==> flow/design.v <==
module ALU(input [31:0] a,b,input [3:0] EXE_CMD,input c,v, output reg [31:0] result, output [3:0] SR);
  reg C,V;
  wire N,Z;
  always@(*)begin
    result=32'b0;
    C=c;
    V=v;
    if(EXE_CMD==4'b0001)
      result=b;
    else if(EXE_CMD==4'b1001)
      result=~b;
    else if(EXE_CMD==4'b0010) begin
      {C,result}=a+b;
      V=(a[31]==b[31])&(a[31]!=result[31]);
    end
    else if(EXE_CMD==4'b0011) begin
      {C,result}=a+b+{31'b0,c};
      V=(a[31]==b[31])&(a[31]!=result[31]);
    end
    else if(EXE_CMD==4'b0100) begin
      {C,result}=a-b;
      V=(a[31]!=b[31])&(a[31]!=result[31]);
    end
    else if(EXE_CMD==4'b0101) begin
      {C,result}=a-b-{31'b0,~c};
      V=(a[31]!=b[31])&(a[31]!=result[31]);
    end
    else if(EXE_CMD==4'b0110)
      result=a&b;
    else if(EXE_CMD==4'b0111)
      result=a|b;
    else if(EXE_CMD==4'b1000)
      result=a^b;
  end
  assign N=result[31];
  assign Z=(result==32'b0);
  assign SR={N,Z,C,V};
endmodule
module ARM(input clk,rst,
           output [31:0] imem_addr,
           input [31:0] imem_rdata,
           output [31:0] dmem_addr,dmem_wdata,
           output dmem_we,
           input [31:0] dmem_rdata);
  wire [3:0] Dest_wb,SR,new_status,src1,src2;
  wire [3:0] ID_Stage_EXE_CMD,ID_Stage_Dest;
  wire [3:0] EXE_Stage_EXE_CMD,EXE_Stage_Dest;
  wire [3:0] MEM_Stage_EXE_CMD,MEM_Stage_Dest;
  wire [11:0] Shift_operand_IN,Shift_operand;
  wire [23:0] Signed_imm_24_IN,Signed_imm_24;
  wire [31:0] ID_Stage_pc,EXE_Stage_pc;
  wire [31:0] IF_Stage_instruction,ID_Stage_instruction_In;
  wire [31:0] Val_Rn_IN,Val_Rm_IN,Val_Rn,Val_Rm,MEM_Stage_Val_Rm;
  wire [31:0] EXE_Stage_ALU_result,MEM_Stage_ALU_result,WB_Stage_ALU_result;
  wire [31:0] BranchAddr;
  wire [31:0] Result_WB;
  wire [31:0] MEM_result,WB_Stage_MEM_result;
  wire [31:0] IF_Stage_pc;
  wire [3:0] SR_cond;
  wire Hazard_Detected,Branch_taken,writeBackEn;
  wire ID_Stage_WB_EN,ID_Stage_MEM_R_EN,ID_Stage_MEM_W_EN,ID_Stage_B,ID_Stage_S;
  wire imm_IN,imm,Two_Src,Rn_is_valid;
  wire EXE_Stage_WB_EN,EXE_Stage_MEM_R_EN,EXE_Stage_MEM_W_EN,EXE_Stage_S;
  wire MEM_Stage_WB_EN,MEM_Stage_MEM_R_EN,MEM_Stage_MEM_W_EN;
  wire WB_Stage_MEM_R_EN;
  assign SR_cond=EXE_Stage_S ? new_status : SR;
  IF_Stage if_stage(.clk(clk),
        .rst(rst),
        .freeze(Hazard_Detected),
        .Branch_taken(Branch_taken),
        .BranchAddr(BranchAddr),
        .imem_rdata(imem_rdata),
        .imem_addr(imem_addr),
        .PC(IF_Stage_pc),
        .Instruction(IF_Stage_instruction));
  IF_Stage_Reg if_stage_reg(.clk(clk),
        .rst(rst),
        .freeze(Hazard_Detected),
        .flush(Branch_taken),
        .PC_in(IF_Stage_pc),
        .Instruction_in(IF_Stage_instruction),
        .PC(ID_Stage_pc),
        .Instruction(ID_Stage_instruction_In));
  ID_Stage id_stage(.clk(clk),
        .rst(rst),
        .Instruction(ID_Stage_instruction_In),
        .Result_WB(Result_WB),
        .writeBackEn(writeBackEn),
        .Dest_wb(Dest_wb),
        .hazard(Hazard_Detected),
        .SR(SR_cond),
        .WB_EN(ID_Stage_WB_EN),
        .MEM_R_EN(ID_Stage_MEM_R_EN),
        .MEM_W_EN(ID_Stage_MEM_W_EN),
        .B(ID_Stage_B),
        .S(ID_Stage_S),
        .EXE_CMD(ID_Stage_EXE_CMD),
        .Val_Rn(Val_Rn_IN),
        .Val_Rm(Val_Rm_IN),
        .imm(imm_IN),
        .Shift_operand(Shift_operand_IN),
        .Signed_imm_24(Signed_imm_24_IN),
        .Dest(ID_Stage_Dest),
        .src1(src1),
        .src2(src2),
        .Two_src(Two_Src),
        .Rn_is_valid(Rn_is_valid));
  ID_Stage_Reg id_stage_reg(.clk(clk),
        .rst(rst),
        .flush(Branch_taken),
        .WB_EN_IN(ID_Stage_WB_EN),
        .MEM_R_EN_IN(ID_Stage_MEM_R_EN),
        .MEM_W_EN_IN(ID_Stage_MEM_W_EN),
        .B_IN(ID_Stage_B),
        .S_IN(ID_Stage_S),
        .EXE_CMD_IN(ID_Stage_EXE_CMD),
        .PC_IN(ID_Stage_pc),
        .Val_Rn_IN(Val_Rn_IN),
        .Val_Rm_IN(Val_Rm_IN),
        .imm_IN(imm_IN),
        .Shift_operand_IN(Shift_operand_IN),
        .Signed_imm_24_IN(Signed_imm_24_IN),
        .Dest_IN(ID_Stage_Dest),
        .WB_EN(EXE_Stage_WB_EN),
        .MEM_R_EN(EXE_Stage_MEM_R_EN),
        .MEM_W_EN(EXE_Stage_MEM_W_EN),
        .B(Branch_taken),
        .S(EXE_Stage_S),
        .EXE_CMD(EXE_Stage_EXE_CMD),
        .PC(EXE_Stage_pc),
        .Val_Rn(Val_Rn),
        .Val_Rm(Val_Rm),
        .imm(imm),
        .Shift_operand(Shift_operand),
        .Signed_imm_24(Signed_imm_24),
        .Dest(EXE_Stage_Dest));
  EXE_Stage exe_stage(.clk(clk),
        .EXE_CMD(EXE_Stage_EXE_CMD),
        .MEM_R_EN(EXE_Stage_MEM_R_EN),
        .MEM_W_EN(EXE_Stage_MEM_W_EN),
        .PC(EXE_Stage_pc),
        .Val_Rn(Val_Rn),
        .Val_Rm(Val_Rm),
        .imm(imm),
        .Shift_operand(Shift_operand),
        .Signed_imm_24(Signed_imm_24),
        .SR(SR),
        .ALU_result(EXE_Stage_ALU_result),
        .Br_addr(BranchAddr),
        .status(new_status));
  EXE_Stage_Reg exe_stage_reg(.clk(clk),
        .rst(rst),
        .WB_en_in(EXE_Stage_WB_EN),
        .MEM_R_EN_in(EXE_Stage_MEM_R_EN),
        .MEM_W_EN_in(EXE_Stage_MEM_W_EN),
        .ALU_result_in(EXE_Stage_ALU_result),
        .ST_val_in(Val_Rm),
        .Dest_in(EXE_Stage_Dest),
        .WB_en(MEM_Stage_WB_EN),
        .MEM_R_EN(MEM_Stage_MEM_R_EN),
        .MEM_W_EN(MEM_Stage_MEM_W_EN),
        .ALU_result(MEM_Stage_ALU_result),
        .ST_val(MEM_Stage_Val_Rm),
        .Dest(MEM_Stage_Dest));
  assign dmem_addr=MEM_Stage_ALU_result;
  assign dmem_wdata=MEM_Stage_Val_Rm;
  assign dmem_we=MEM_Stage_MEM_W_EN;
  assign MEM_result=dmem_rdata;
  MEM_reg mem_reg(.clk(clk),
        .rst(rst),
        .WB_en_in(MEM_Stage_WB_EN),
        .MEM_R_en_in(MEM_Stage_MEM_R_EN),
        .ALU_result_in(MEM_Stage_ALU_result),
        .Mem_read_value_in(MEM_result),
        .Dest_in(MEM_Stage_Dest),
        .WB_en(writeBackEn),
        .MEM_R_en(WB_Stage_MEM_R_EN),
        .ALU_result(WB_Stage_ALU_result),
        .Mem_read_value(WB_Stage_MEM_result),
        .Dest(Dest_wb));
  WB_Stage wb_stage(.ALU_result(WB_Stage_ALU_result),
        .MEM_result(WB_Stage_MEM_result),
        .MEM_R_en(WB_Stage_MEM_R_EN),
        .out(Result_WB));
  HazardDetectionUnit hazard_detection_unit(.src1(src1),
        .src2(src2),
        .Two_Src(Two_Src),
        .Rn_is_valid(Rn_is_valid),
        .Exe_Dest(EXE_Stage_Dest),
        .Exe_WB_EN(EXE_Stage_WB_EN),
        .Mem_Dest(MEM_Stage_Dest),
        .Mem_WB_EN(MEM_Stage_WB_EN),
        .Hazard_Detected(Hazard_Detected));
  StatusRegister status_register(.clk(clk),
        .rst(rst),
        .change_status(EXE_Stage_S),
        .status_in(new_status),
        .status_out(SR));
endmodule
module Adder#(parameter n=32)(input [n-1:0] a,b, output [n-1:0] result);
  assign result = a+b;
endmodule
module ConditionCheck(input [3:0] condition,SR,
                      output reg condition_check_result);
  wire n,z,c,v;
  assign {n,z,c,v}=SR;
  always@(*)begin
    condition_check_result=1'b0;
    if(condition==4'd0)
      condition_check_result=z;
    else if(condition==4'd1)
      condition_check_result=!z;
    else if(condition==4'd2)
      condition_check_result=c;
    else if(condition==4'd3)
      condition_check_result=!c;
    else if(condition==4'd4)
      condition_check_result=n;
    else if(condition==4'd5)
      condition_check_result=!n;
    else if(condition==4'd6)
      condition_check_result=v;
    else if(condition==4'd7)
      condition_check_result=!v;
    else if(condition==4'd8)
      condition_check_result=c&!z;
    else if(condition==4'd9)
      condition_check_result=!c|z;
    else if(condition==4'd10)
      condition_check_result=(n==v);
    else if(condition==4'd11)
      condition_check_result=(n!=v);
    else if(condition==4'd12)
      condition_check_result=!z &(n==v);
    else if(condition==4'd13)
      condition_check_result=z|(n!=v);
    else if(condition==4'd14)
      condition_check_result=1'b1;
  end  
endmodule
module ControlUnit(input [1:0] mode,
                   input [3:0] opcode,
                   input s,
                   output reg [3:0] EXE_CMD,
                   output reg memory_read_en,memory_write_en,WB_Enable,B,S,Rn_is_valid);
  always@(*)begin
    EXE_CMD=4'b0000;
    memory_read_en=1'b0;
    memory_write_en=1'b0;
    WB_Enable=1'b0;
    B=1'b0;
    S=1'b0;
    Rn_is_valid=1'b0;
    if(mode==2'b00) begin
      if(opcode==4'b1101) begin  
        EXE_CMD=4'b0001;
        memory_read_en=1'b0;
        memory_write_en=1'b0;
        WB_Enable=1'b1;
        B=1'b0;
        S=s;
        Rn_is_valid=1'b0;
      end
      else if(opcode==4'b1111) begin
        EXE_CMD=4'b1001;
        memory_read_en=1'b0;
        memory_write_en=1'b0;
        WB_Enable=1'b1;
        B=1'b0;
        S=s;
        Rn_is_valid=1'b0;
      end
      else if(opcode==4'b0100) begin
        EXE_CMD=4'b0010;
        memory_read_en=1'b0;
        memory_write_en=1'b0;
        WB_Enable=1'b1;
        B=1'b0;
        S=s;
        Rn_is_valid=1'b1;
      end
      else if(opcode==4'b0101) begin
        EXE_CMD=4'b0011;
        memory_read_en=1'b0;
        memory_write_en=1'b0;
        WB_Enable=1'b1;
        B=1'b0;
        S=s;
        Rn_is_valid=1'b1;
      end
      else if(opcode==4'b0010) begin
        EXE_CMD=4'b0100;
        memory_read_en=1'b0;
        memory_write_en=1'b0;
        WB_Enable=1'b1;
        B=1'b0;
        S=s;
        Rn_is_valid=1'b1;
      end
      else if(opcode==4'b0110) begin
        EXE_CMD=4'b0101;
        memory_read_en=1'b0;
        memory_write_en=1'b0;
        WB_Enable=1'b1;
        B=1'b0;
        S=s;
        Rn_is_valid=1'b1;
      end
      else if(opcode==4'b0000) begin
        EXE_CMD=4'b0110;
        memory_read_en=1'b0;
        memory_write_en=1'b0;
        WB_Enable=1'b1;
        B=1'b0;
        S=s;
        Rn_is_valid=1'b1;
      end
      else if(opcode==4'b1100) begin
        EXE_CMD=4'b0111;
        memory_read_en=1'b0;
        memory_write_en=1'b0;
        WB_Enable=1'b1;
        B=1'b0;
        S=s;
        Rn_is_valid=1'b1;
      end
      else if(opcode==4'b0001) begin
        EXE_CMD=4'b1000;
        memory_read_en=1'b0;
        memory_write_en=1'b0;
        WB_Enable=1'b1;
        B=1'b0;
        S=s;
        Rn_is_valid=1'b1;
      end
      else if(opcode==4'b1010) begin
        EXE_CMD=4'b0100;
        memory_read_en=1'b0;
        memory_write_en=1'b0;
        WB_Enable=1'b0;
        B=1'b0;
        S=1'b1;
        Rn_is_valid=1'b1;
      end
      else if(opcode==4'b1000) begin
        EXE_CMD=4'b0110;
        memory_read_en=1'b0;
        memory_write_en=1'b0;
        WB_Enable=1'b0;
        B=1'b0;
        S=1'b1;
        Rn_is_valid=1'b1;
      end
    end
    else if(mode==2'b01 && opcode==4'b0100) begin
      if(s==1'b1) begin
        EXE_CMD=4'b0010;
        memory_read_en=1'b1;
        memory_write_en=1'b0;
        WB_Enable=1'b1;
        B=1'b0;
        S=1'b0;
        Rn_is_valid=1'b1;
      end
      else if(s==1'b0) begin
        EXE_CMD=4'b0010;
        memory_read_en=1'b0;
        memory_write_en=1'b1;
        WB_Enable=1'b0;
        B=1'b0;
        S=1'b0;
        Rn_is_valid=1'b1;
      end
    end
    else if(mode==2'b10) begin
      memory_read_en=1'b0;
      memory_write_en=1'b0;
      WB_Enable=1'b0;
      B=1'b1;
      S=1'b0;
      Rn_is_valid=1'b0;
    end
  end
endmodule
module EXE_Stage(input clk,
                input [3:0] EXE_CMD,
                input MEM_R_EN,MEM_W_EN,
                input [31:0] PC,Val_Rn,Val_Rm,
                input imm,
                input [11:0] Shift_operand,
                input [23:0] Signed_imm_24,
                input [3:0] SR,
                output [31:0] ALU_result,Br_addr,
                output [3:0] status);
  wire [31:0] alu_b;
  wire [31:0] branch_immediate;
  assign branch_immediate={{8{Signed_imm_24[23]}},Signed_imm_24}<<2;
  wire memory_type_instruction;
  or _or(memory_type_instruction,MEM_R_EN,MEM_W_EN);
  ALU alu(.a(Val_Rn),
        .b(alu_b),
        .EXE_CMD(EXE_CMD),
        .c(SR[1]),
        .v(SR[0]),
        .result(ALU_result),
        .SR(status));
  Shifter shifter(.Val_Rm(Val_Rm),
        .Shift_operand(Shift_operand),
        .imm(imm),
        .memory_type_instruction(memory_type_instruction),
        .alu_b(alu_b));
  Adder #(32) adder(.a(PC),
        .b(branch_immediate),
        .result(Br_addr));
endmodule
module EXE_Stage_Reg(
                input clk,rst,WB_en_in,MEM_R_EN_in,MEM_W_EN_in,
                input [31:0] ALU_result_in,ST_val_in,
                input [3:0] Dest_in,
                output reg WB_en,MEM_R_EN,MEM_W_EN,
                output reg [31:0] ALU_result,ST_val,
                output reg [3:0] Dest);
  always@(posedge clk,posedge rst)begin
    if(rst) begin
      WB_en<=1'b0;
      MEM_R_EN<=1'b0;
      MEM_W_EN<=1'b0;
      ALU_result<=32'd0;
      ST_val<=32'd0;
      Dest<=4'd0;
    end
    else begin
    WB_en<=WB_en_in;
    MEM_R_EN<=MEM_R_EN_in;
    MEM_W_EN<=MEM_W_EN_in;
    ALU_result<=ALU_result_in;
    ST_val<=ST_val_in;
    Dest<=Dest_in; 
    end
  end
endmodule
module HazardDetectionUnit(input [3:0] src1,src2,
                            input Two_Src,Rn_is_valid,
                            input [3:0] Exe_Dest,
                            input Exe_WB_EN,
                            input [3:0] Mem_Dest,
                            input Mem_WB_EN,
                            output Hazard_Detected);
  reg execution_stage_hazard,memory_stage_hazard;
  always@(*) begin
    execution_stage_hazard=1'b0;
    memory_stage_hazard=1'b0;
    if(Exe_WB_EN) begin
      if((src1==Exe_Dest && Rn_is_valid) || (src2==Exe_Dest && Two_Src))
        execution_stage_hazard=1'b1;
    end
    if(Mem_WB_EN) begin
      if((src1==Mem_Dest && Rn_is_valid) || (src2==Mem_Dest && Two_Src))
        memory_stage_hazard=1'b1;
    end
  end
  or _or(Hazard_Detected,execution_stage_hazard,memory_stage_hazard);
endmodule
module ID_Stage(input clk,rst,
                input [31:0] Instruction,Result_WB,
                input writeBackEn,
                input [3:0] Dest_wb,
                input hazard,
                input [3:0] SR,
                output WB_EN,MEM_R_EN,MEM_W_EN,B,S,
                output [3:0] EXE_CMD,
                output [31:0] Val_Rn,Val_Rm,
                output imm,
                output [11:0] Shift_operand,
                output [23:0] Signed_imm_24,
                output [3:0] Dest,src1,src2,
                output Two_src,Rn_is_valid);
    wire [3:0] pre_EXE_CMD;
    wire s,pre_MEM_R_EN,pre_MEM_W_EN,pre_WB_EN,pre_B,pre_S;
    wire condition_check_result,imm_not,control_signal_selector;
    assign Dest=Instruction[15:12];
    assign s=Instruction[20];
    assign imm=Instruction[25];
    assign Shift_operand=Instruction[11:0];
    assign Signed_imm_24=Instruction[23:0];
    assign src1=Instruction[19:16];
    RegisterFile register_file(.clk(clk),
          .rst(rst),
          .src1(src1),
          .src2(src2),
          .Dest_wb(Dest_wb),
          .Result_WB(Result_WB),
          .writeBackEn(writeBackEn),
          .reg1(Val_Rn),
          .reg2(Val_Rm));
    ControlUnit control_unit(.mode(Instruction[27:26]),
          .opcode(Instruction[24:21]),
          .s(s),
          .EXE_CMD(pre_EXE_CMD),
          .memory_read_en(pre_MEM_R_EN),
          .memory_write_en(pre_MEM_W_EN),
          .WB_Enable(pre_WB_EN),
          .B(pre_B),
          .S(pre_S),
          .Rn_is_valid(Rn_is_valid));
    ConditionCheck condition_check(.condition(Instruction[31:28]),
          .SR(SR),
          .condition_check_result(condition_check_result));
    not _not(imm_not,imm);
    or _or(Two_src,imm_not,pre_MEM_W_EN); 
    and _and(control_signal_selector,condition_check_result,!hazard);
    Mux#(4) _mux1(.a(Instruction[3:0]),
          .b(Dest),
          .selector(pre_MEM_W_EN),
          .result(src2));
    Mux#(9) _mux2(.a(9'b000000000),
          .b({pre_EXE_CMD,pre_MEM_R_EN,pre_MEM_W_EN,pre_WB_EN,pre_B,pre_S}),
          .selector(control_signal_selector),
          .result({EXE_CMD,MEM_R_EN,MEM_W_EN,WB_EN,B,S}));
endmodule
module ID_Stage_Reg(input clk,rst,flush,
                input WB_EN_IN,MEM_R_EN_IN,MEM_W_EN_IN,
                input B_IN,S_IN,
                input [3:0] EXE_CMD_IN,
                input [31:0] PC_IN,
                input [31:0] Val_Rn_IN,Val_Rm_IN,
                input imm_IN,
                input [11:0] Shift_operand_IN,
                input [23:0] Signed_imm_24_IN,
                input [3:0] Dest_IN,
                output reg WB_EN,MEM_R_EN,MEM_W_EN,B,S,
                output reg [3:0] EXE_CMD,
                output reg [31:0] PC,
                output reg [31:0] Val_Rn,Val_Rm,
                output reg imm,
                output reg [11:0] Shift_operand,
                output reg [23:0] Signed_imm_24,
                output reg [3:0] Dest);
  always@(posedge clk,posedge rst)begin
    if(rst)begin
      WB_EN<=1'b0;
      MEM_R_EN<=1'b0;
      MEM_W_EN<=1'b0;
      B<=1'b0;
      S<=1'b0;
      EXE_CMD<=4'd0;
      PC<=32'd0;
      Val_Rn<=32'd0;
      Val_Rm<=32'd0;
      imm<=1'b0;
      Shift_operand<=12'd0;
      Signed_imm_24<=24'd0;
      Dest<=4'd0;
    end
    else if(flush)begin
      WB_EN<=1'b0;
      MEM_R_EN<=1'b0;
      MEM_W_EN<=1'b0;
      B<=1'b0;
      S<=1'b0;
      EXE_CMD<=4'd0;
      PC<=32'd0;
      Val_Rn<=32'd0;
      Val_Rm<=32'd0;
      imm<=1'b0;
      Shift_operand<=12'd0;
      Signed_imm_24<=24'd0;
      Dest<=4'd0;
    end
    else begin
      WB_EN<=WB_EN_IN;
      MEM_R_EN<=MEM_R_EN_IN;
      MEM_W_EN<=MEM_W_EN_IN;
      B<=B_IN;
      S<=S_IN;
      EXE_CMD<=EXE_CMD_IN;
      PC<=PC_IN;
      Val_Rn<=Val_Rn_IN;
      Val_Rm<=Val_Rm_IN;
      imm<=imm_IN;
      Shift_operand<=Shift_operand_IN;
      Signed_imm_24<=Signed_imm_24_IN;
      Dest<=Dest_IN;
    end
  end
endmodule
module IF_Stage(input clk,rst,freeze,Branch_taken,
                input [31:0] BranchAddr,
                input [31:0] imem_rdata,
                output [31:0] imem_addr,
                output [31:0] PC,Instruction);
  wire [31:0] buffered_pc;
  assign imem_addr=buffered_pc;
  assign Instruction=imem_rdata;
  PC_Handler pc_handler(.clk(clk),
        .rst(rst),
        .freeze(freeze),
        .Branch_taken(Branch_taken),
        .BranchAddr(BranchAddr),
        .buffered_pc(buffered_pc));
  Adder #(32) adder(.a(buffered_pc),
        .b(32'd4),
        .result(PC));
endmodule
module IF_Stage_Reg(input clk,rst,freeze,flush,
                input [31:0] PC_in,Instruction_in,
                output reg [31:0] PC,Instruction);
  always@(posedge clk,posedge rst)begin
    if(rst) begin
      PC<=32'd0;
      Instruction<=32'd0;
    end
    else if(flush) begin
      PC<=32'd0;
      Instruction<=32'd0;
    end
    else begin
      if(freeze) begin
        PC<=PC;
        Instruction<=Instruction;
      end
      else begin
        PC<=PC_in;
        Instruction<=Instruction_in;
      end
    end
  end
endmodule
module MEM_reg(input clk,rst,WB_en_in,MEM_R_en_in,
               input [31:0] ALU_result_in, Mem_read_value_in,
               input [3:0] Dest_in,
               output reg WB_en,MEM_R_en,
               output reg [31:0] ALU_result,Mem_read_value,
               output reg [3:0] Dest);
  always@(posedge clk,posedge rst)begin
    if(rst) begin
      WB_en<=1'b0;
      MEM_R_en<=1'b0;
      Dest<=4'd0;
      ALU_result<=32'd0;
      Mem_read_value<=32'd0;
    end
    else begin
    WB_en<=WB_en_in;
    MEM_R_en<=MEM_R_en_in;
    Dest<=Dest_in;
    ALU_result<=ALU_result_in;
    Mem_read_value<=Mem_read_value_in;
    end
  end
endmodule
module Mux#(parameter n=9)(input [n-1:0] a,b,input selector,output [n-1:0]result);
  assign result = selector?b:a;
endmodule
module PC_Handler(input clk,rst,freeze,Branch_taken,
                  input [31:0] BranchAddr,
                  output [31:0] buffered_pc);
  reg [31:0] pc;
  always@(posedge clk,posedge rst)begin
    if(rst) begin
      pc<=32'b0;
    end
    else if(Branch_taken)
      pc<=BranchAddr;
    else begin
      if(freeze)
        pc<=pc;
      else
        pc<=pc+32'd4;
    end
  end
  assign buffered_pc=pc;
endmodule
module RegisterFile(input clk,rst,
                    input [3:0] src1,src2,Dest_wb,
                    input [31:0] Result_WB,
                    input writeBackEn,
                    output [31:0] reg1,reg2);
  reg [31:0] registers[0:14];
  integer i;
  always@(posedge clk,posedge rst)begin
    if(rst) begin
      for(i=0;i<15;i=i+1)
        registers[i]<=i;
    end
    else if(writeBackEn && Dest_wb!=4'd15)
      registers[Dest_wb]<=Result_WB;
  end
  assign reg1=(src1==4'd15) ? 32'd0 :
              (writeBackEn && Dest_wb==src1) ? Result_WB : registers[src1];
  assign reg2=(src2==4'd15) ? 32'd0 :
              (writeBackEn && Dest_wb==src2) ? Result_WB : registers[src2];
endmodule
module Shifter(input [31:0] Val_Rm,
               input [11:0] Shift_operand,
               input imm,memory_type_instruction,
               output reg [31:0] alu_b);
  reg [4:0] rotate_imm;
  reg [39:0] immed,first_pre_value;
  reg [63:0] second_pre_value;
  always@(*)begin
    alu_b=Val_Rm;
    rotate_imm=5'b0;
    first_pre_value=40'b0;
    second_pre_value=64'b0;
    if(memory_type_instruction)
      alu_b={{20{Shift_operand[11]}},Shift_operand};
    else if(imm) begin
      rotate_imm={Shift_operand[11:8],1'b0};
      first_pre_value = {Shift_operand[7:0],24'b000000000000000000000000,Shift_operand[7:0]}>>rotate_imm;
      alu_b=first_pre_value[31:0];
    end
    else if(Shift_operand[4]==0) begin
      if(Shift_operand[6:5]==2'b00)
        alu_b=Val_Rm<<Shift_operand[11:7];
      if(Shift_operand[6:5]==2'b01)
        alu_b=Val_Rm>>Shift_operand[11:7];
      if(Shift_operand[6:5]==2'b10)
        alu_b=$signed(Val_Rm)>>>Shift_operand[11:7];
      if(Shift_operand[6:5]==2'b11) begin
        second_pre_value={Val_Rm,Val_Rm}>>Shift_operand[11:7];
        alu_b=second_pre_value[31:0];
      end
    end
  end 
endmodule
module StatusRegister(input clk,rst,change_status,
                      input [3:0] status_in,
                      output reg [3:0] status_out);
  always@(posedge clk,posedge rst)begin
    if(rst)
	    status_out<=4'b0000;
    else if(change_status)
      status_out<=status_in;
  end
endmodule
module WB_Stage(input [31:0] ALU_result,MEM_result,
                input MEM_R_en,
                output [31:0] out);
  Mux #(32) _mux(.a(ALU_result),
        .b(MEM_result),
        .selector(MEM_R_en),
        .result(out));
endmodule
Step by step through the tools: ARM
The steps from the RTL of ARM to its reports follow in flow order.
Lines are those of the file above, counted from 1.
Operators: Yosys type, input widths -> output width; for muxes data width and select width s.
Library cell names are shortened.
The mark - stands for no value.
- top: ARM
- clock port: clk
- standard-cell library: sky130hd
- library corner: tt_025C_1v80

Elaborated design
Source: Yosys, flattened and elaborated. Widths are those after wreduce. Registers that Yosys merges into a memory's read port (data or address) are not register bits. Print and check cells do not count. Equal cells are merged and count once.
- flip-flop bits (word level) at 867
- reduce/logical cells at 38
- noted muxes and demuxes: 130
- bitwise gates (word level): 18
- add/subtract/negate cells: 6
- eq/ne operators: 98
- shift-type cells: 5
- operator list (cell ; count):
    $pmux 32 s15 ; 2
    $mux 32 ; 29
    $eq 4x4->1 const B ; 37
    $eq 4x3->1 const B ; 23
    $mux 1 ; 79
    $shr 64x5->32 ; 1
    $mux 4 ; 14
    $eq 4x2->1 const B ; 11
    $shr 40x5->32 ; 1
    $add 32x32->33 ; 1
    $sub 32x32->33 ; 1
    $add 33x1->33 ; 1
    $sub 33x1->33 ; 1
    $add 32x3->32 const B ; 1
    $add 32x32->32 ; 1
    $and 32x32->32 ; 1
    $or 32x32->32 ; 1
    $xor 32x32->32 ; 1
    $shl 32x5->32 ; 1
    $shr 32x5->32 ; 1
    $sshr 32x5->32 ; 1
    $not 32->32 ; 1
    $logic_not 32->1 ; 1
    $reduce_and 2->1 ; 15
    $eq 4x1->1 const B ; 6
    $eq 4x4->1 ; 6
    $mux 24 ; 1
    $logic_not 4->1 ; 5
Other operator kinds: 17; their cells: 51.

Logic depth
Yosys ltp: most cells in a row. Word level: on the elaborated netlist, between registers, memories and ports. Mapped: between sequential cells and ports; inverters and the memories' decode and read muxes count.
- word-level depth: 39
- noted ABC_AREA: 0
- depth in mapped cells: 35

After synthesis
Yosys stat after the flow's synthesis: flattened, memories mapped to cells. It holds for the ABC_AREA given above (unset counts as 0); a run with the other value may have another netlist.
Totals and module areas in this step are rounded.
- cell types (type ; count ; area in all (sq um)):
    dfrtp_1 ; 823 ; 2.06E+04
    a21oi_1 ; 642 ; 3.21E+03
    nor2_1 ; 685 ; 2.57E+03
    a22oi_1 ; 337 ; 2.53E+03
    nand2_1 ; 555 ; 2.08E+03
    o21ai_0 ; 385 ; 1.93E+03
    ha_1 ; 130 ; 1626.56
    clkbuf_1 ; 412 ; 1.55E+03
    mux4_2 ; 63 ; 1.42E+03
    mux2_2 ; 103 ; 1.16E+03
    mux2i_1 ; 115 ; 1.15E+03
    xnor2_1 ; 130 ; 1.14E+03
    nand3_1 ; 164 ; 820.787
    dfstp_2 ; 28 ; 735.706
    nand4_1 ; 102 ; 638.112
    o22ai_1 ; 102 ; 638.112
    a222oi_1 ; 60 ; 600.576
    nor2b_1 ; 86 ; 538.016
Not listed: further types 103, cells in them 1269.
- sequential area: 21330 sq um
- cell count: 6191
- mapped flip-flops at 851
- noted mapped area: 53910 sq um
By module: a second synthesis without flattening, with its own total; a netlist apart from the flattened one above.
- cell total of the unflattened synthesis at 6392
- noted area total of the unflattened synthesis: 62140 sq um
Each row is one instance without its submodules.
- by module (module ; seq. area (sq um) ; area (sq um) ; cells ; instances):
    RegisterFile ; 12050 ; 27520 ; 2513 ; 1
    ALU ; 0.0 ; 8929 ; 1374 ; 1
    Shifter ; 0.0 ; 7358 ; 932 ; 1
    ID_Stage_Reg ; 3654 ; 4651 ; 309 ; 1
    Adder #(n=32) ; 0.0 ; 1744 ; 241 ; 2
    IF_Stage_Reg ; 1602 ; 2621 ; 207 ; 1
    PC_Handler ; 800.8 ; 1852 ; 200 ; 1
    EXE_Stage_Reg ; 1777 ; 1780 ; 72 ; 1
    MEM_reg ; 1752 ; 1755 ; 71 ; 1
    Mux #(n=32) ; 0.0 ; 544.3 ; 36 ; 1
    ID_Stage ; 0.0 ; 361.6 ; 48 ; 1
    ControlUnit ; 0.0 ; 266.5 ; 37 ; 1
    IF_Stage ; 0.0 ; 247.7 ; 34 ; 1
    HazardDetectionUnit ; 0.0 ; 191.4 ; 25 ; 1
Further modules, not shown: 7.

Worst setup path after synthesis
Path of least setup slack by OpenSTA after synthesis, without wires, with an ideal clock, recovery checks aside; 20% of the period is set as input and as output delay. Where synthesis merged equal registers, the netlist keeps one of their names.
- path type: reg2reg
- start point: register id_stage_reg.Shift_operand[8]
- end point: register id_stage_reg.EXE_CMD[3]
- slack at 4.420 ns
- noted delay of the path: 7.580 ns
- data required time: 11.889 ns
- driving pins on the path at 29
- clock period: 12.0 ns
- noted setup time: 0.111 ns
- arrival time at 7.469 ns
- synthesis period reached: 7.58 ns
"delay of the path" is the arrival time less input delay plus setup time.
"driving pins on the path": output pins that drive a net of the path, with the launching flip-flop's if there is one; two outputs of one cell count as two.
"synthesis period reached" = period - worst setup slack (recovery checks aside). The figure is calculated, with input and output delays left at 20% of the set period.
A register here has more assigning lines than the two given.
- path through: dfrtp_1 buf_2 buf_1 clkbuf_1 clkbuf_1 mux4_2 and2_1 a2111o_1 a211o_1 o31a_1 ha_1 a211oi_2 o21ai_2 o31ai_4 o21bai_1 a31o_2 a21o_1 or3_1 or3_1 clkbuf_1 or4_1 a21oi_1 nor3_1 a21oi_1 nand2_1 xnor2_1 a2111oi_0 o31ai_2 a2111oi_2
- ends and longest elaborated chain, after synthesis (element ; line ; text):
    start: declaration ; 536 ; output reg [11:0] Shift_operand,
    start: assignment ; 551 ; Shift_operand<=12'd0;
    start: assignment ; 581 ; Shift_operand<=Shift_operand_IN;
    end: assignment ; 546 ; EXE_CMD<=4'd0;
    end: assignment ; 561 ; EXE_CMD<=4'd0;
    end: declaration ; 532 ; output reg [3:0] EXE_CMD,
No chain of elaborated cells between the ends is given.
Some nets on the timed path still bear RTL names; the line given drives or declares the net.
- named nets, after synthesis (net ; line ; text):
    id_stage.condition_check.c ; 66 ; assign SR_cond=EXE_Stage_S ? new_status : SR;

Worst path after layout
From the final timing report of job 1: the path of least setup slack in the routed layout; clock arrival at registers is part of the times.
- path type: reg2reg
- start point: register id_stage_reg.Shift_operand[7]
- end point: register id_stage_reg.EXE_CMD[2]
- data required time: 7.92 ns
- noted setup time: 0.11 ns
- slack at -0.81 ns
- driving pins on the path at 34
- arrival time at 8.72 ns
- clock period: 7.31 ns
Between the ends stands the longest chain of elaborated cells between them, by number of cells; it is not shown to be the way that was timed. Of several equally long chains one is given.
A line is the first line of the expression or statement that the cell stems from. Yosys adds cells for indexed reads and writes and turns some case tables into memories.
A register here has more assigning lines than the two given.
- path through: dfrtp_4 buf_8 or3b_4 and2_4 buf_4 o22a_1 o32a_1 o211a_1 nor3_4 buf_4 inv_1 ha_4 buf_4 buf_4 nor2b_2 a211oi_1 buf_4 o31ai_1 o21ai_2 nand4_1 nor4_4 buf_4 nand4_1 or4_4 or3_1 a31oi_4 nor3_1 and4_1 nand2_2 o311ai_2 a211o_2 a211oi_4 clkbuf_16 nor3_1
- cells in the longest elaborated chain: 38
- ends and longest elaborated chain, post-layout (element ; line ; text):
    start: declaration ; 536 ; output reg [11:0] Shift_operand,
    start: assignment ; 551 ; Shift_operand<=12'd0;
    start: assignment ; 581 ; Shift_operand<=Shift_operand_IN;
    $shl 32x5->32 ; 715 ; alu_b=Val_Rm<<Shift_operand[11:7];
    $mux 32 ; 714 ; if(Shift_operand[6:5]==2'b00)
    $mux 32 ; 716 ; if(Shift_operand[6:5]==2'b01)
    $mux 32 ; 718 ; if(Shift_operand[6:5]==2'b10)
    $mux 32 ; 720 ; if(Shift_operand[6:5]==2'b11) begin
    $mux 32 ; 713 ; else if(Shift_operand[4]==0) begin
    $mux 32 ; 708 ; else if(imm) begin
    (+24 left out) ; - ;
    $mux 1 ; 215 ; else if(condition==4'd3)
    $mux 1 ; 213 ; else if(condition==4'd2)
    $mux 1 ; 211 ; else if(condition==4'd1)
    $mux 1 ; 209 ; if(condition==4'd0)
    $and 1x1->1 ; 511 ; and _and(control_signal_selector,condition_check_result,!hazard);
    $mux 9 ; 653 ; assign result = selector?b:a;
    $mux 4 ; 555 ; else if(flush)begin
    end: assignment ; 546 ; EXE_CMD<=4'd0;
    end: assignment ; 561 ; EXE_CMD<=4'd0;
    end: declaration ; 532 ; output reg [3:0] EXE_CMD,
Some nets on the timed path still bear RTL names; the line given drives or declares the net.
- named nets, post-layout (net ; line ; text):
    EXE_Stage_ALU_result[26] ; 8 ; if(EXE_CMD==4'b0001)

## Implementation results

Stored flow runs of ARM (4 of them; Yosys, OpenROAD, sky130hd). They differ in their settings and are not a sequence. Constraints: input delay and output delay 20% of the set period each, output load 0.01 pF.
"reached clock period": clock period set for the run, less the worst setup slack. It is reckoned from that one timing run; input and output delays stay at 20% of the period that was set.
"worst path time": the worst setup path's part of the clock period (all of it between registers, 20% less for each end at a port) less its slack. A launch clock that arrives late makes it longer, a capture clock that arrives late makes it shorter.
The measured numbers are rounded.

Job 1

==> flow/run.sh <==
#!/bin/bash
# the make line also repeats the synthesis and layout settings of config.mk as NAME=value (left out here)
make -C /OpenROAD-flow-scripts/flow DESIGN_CONFIG=/design/flow/config.mk WORK_HOME=/design/flow/orfs CLKGATE_MAP_FILE= finish
==> flow/config.mk <==
export PLATFORM = sky130hd
export DESIGN_NAME = ARM
export DESIGN_NICKNAME = ARM
export VERILOG_FILES = /design/flow/design.v
export SDC_FILE = /design/flow/constraint.sdc
export NUM_CORES = 4
export LEC_CHECK = 0
export CAP_MARGIN = 15
export CELL_PAD_IN_SITES_DETAIL_PLACEMENT = 2
export CORE_MARGIN = 4
export CORE_UTILIZATION = 29
export CTS_CLUSTER_SIZE = 13
export GPL_ROUTABILITY_DRIVEN = 0
export MAX_ROUTING_LAYER = met4
export PLACE_DENSITY_LB_ADDON = 0.08
export SLEW_MARGIN = 10
export TNS_END_PERCENT = 20
==> flow/constraint.sdc <==
create_clock -name core_clock -period 7.31 [get_ports {clk}]
set_input_delay 1.4620 -clock core_clock [delete_from_list [all_inputs] [get_ports {clk}]]
set_output_delay 1.4620 -clock core_clock [all_outputs]
set_load 0.01 [all_outputs]

Measured in job 1:
- die footprint: 192900 sq um
- reached clock period at 8.119 ns
- final setup TNS at -7.016 ns
- worst setup slack after layout: -0.809 ns
- synthesized cell area at 53910 sq um
- worst path time at 8.12 ns
- critical path kind: reg2reg
- utilization: 38.9%
- worst hold slack in the final report at 0.365 ns

Job 2

==> flow/run.sh <==
#!/bin/bash
# the make line also repeats the synthesis and layout settings of config.mk as NAME=value (left out here)
make -C /OpenROAD-flow-scripts/flow DESIGN_CONFIG=/design/flow/config.mk WORK_HOME=/design/flow/orfs CLKGATE_MAP_FILE= finish
==> flow/config.mk <==
export PLATFORM = sky130hd
export DESIGN_NAME = ARM
export DESIGN_NICKNAME = ARM
export VERILOG_FILES = /design/flow/design.v
export SDC_FILE = /design/flow/constraint.sdc
export NUM_CORES = 4
export LEC_CHECK = 0
export CAP_MARGIN = 30
export CORE_ASPECT_RATIO = 1.37
export CORE_MARGIN = 2
export CORE_UTILIZATION = 17
export PLACE_DENSITY = 0.6
export SLEW_MARGIN = 20
==> flow/constraint.sdc <==
create_clock -name core_clock -period 12.0 [get_ports {clk}]
set_input_delay 2.4000 -clock core_clock [delete_from_list [all_inputs] [get_ports {clk}]]
set_output_delay 2.4000 -clock core_clock [all_outputs]
set_load 0.01 [all_outputs]

Measured in job 2:
- die footprint: 321700 sq um
- reached clock period at 10.639 ns
- final setup TNS at 0.000 ns
- worst setup slack after layout: 1.361 ns
- synthesized cell area at 53910 sq um
- worst path time at 10.64 ns
- critical path kind: reg2reg
- utilization: 20.3%
- worst hold slack in the final report at 0.352 ns

Job 3

==> flow/run.sh <==
#!/bin/bash
# the make line also repeats the synthesis and layout settings of config.mk as NAME=value (left out here)
make -C /OpenROAD-flow-scripts/flow DESIGN_CONFIG=/design/flow/config.mk WORK_HOME=/design/flow/orfs CLKGATE_MAP_FILE= finish
==> flow/config.mk <==
export PLATFORM = sky130hd
export DESIGN_NAME = ARM
export DESIGN_NICKNAME = ARM
export VERILOG_FILES = /design/flow/design.v
export SDC_FILE = /design/flow/constraint.sdc
export NUM_CORES = 4
export LEC_CHECK = 0
export CAP_MARGIN = 20
export CORE_MARGIN = 2
export CORE_UTILIZATION = 51
export PLACE_DENSITY = 0.6
export SLEW_MARGIN = 20
==> flow/constraint.sdc <==
create_clock -name core_clock -period 10.7 [get_ports {clk}]
set_input_delay 2.1400 -clock core_clock [delete_from_list [all_inputs] [get_ports {clk}]]
set_output_delay 2.1400 -clock core_clock [all_outputs]
set_load 0.01 [all_outputs]

Measured in job 3:
- die footprint: 108300 sq um
- reached clock period at 10.140 ns
- final setup TNS at 0.000 ns
- worst setup slack after layout: 0.560 ns
- synthesized cell area at 53910 sq um
- worst path time at 10.14 ns
- critical path kind: reg2reg
- utilization: 57.6%
- worst hold slack in the final report at 0.357 ns

Job 4

==> flow/run.sh <==
#!/bin/bash
# the make line also repeats the synthesis and layout settings of config.mk as NAME=value (left out here)
make -C /OpenROAD-flow-scripts/flow DESIGN_CONFIG=/design/flow/config.mk WORK_HOME=/design/flow/orfs CLKGATE_MAP_FILE= finish
==> flow/config.mk <==
export PLATFORM = sky130hd
export DESIGN_NAME = ARM
export DESIGN_NICKNAME = ARM
export VERILOG_FILES = /design/flow/design.v
export SDC_FILE = /design/flow/constraint.sdc
export NUM_CORES = 4
export LEC_CHECK = 0
export CAP_MARGIN = 20
export CORE_MARGIN = 2
export CORE_UTILIZATION = 40
export PLACE_DENSITY = 0.6
export SLEW_MARGIN = 20
==> flow/constraint.sdc <==
create_clock -name core_clock -period 7.01 [get_ports {clk}]
set_input_delay 1.4020 -clock core_clock [delete_from_list [all_inputs] [get_ports {clk}]]
set_output_delay 1.4020 -clock core_clock [all_outputs]
set_load 0.01 [all_outputs]

Measured in job 4:
- die footprint: 137700 sq um
- reached clock period at 8.274 ns
- final setup TNS at -12.30 ns
- worst setup slack after layout: -1.264 ns
- synthesized cell area at 53910 sq um
- worst path time at 8.27 ns
- critical path kind: reg2reg
- utilization: 53.6%
- worst hold slack in the final report at 0.348 ns
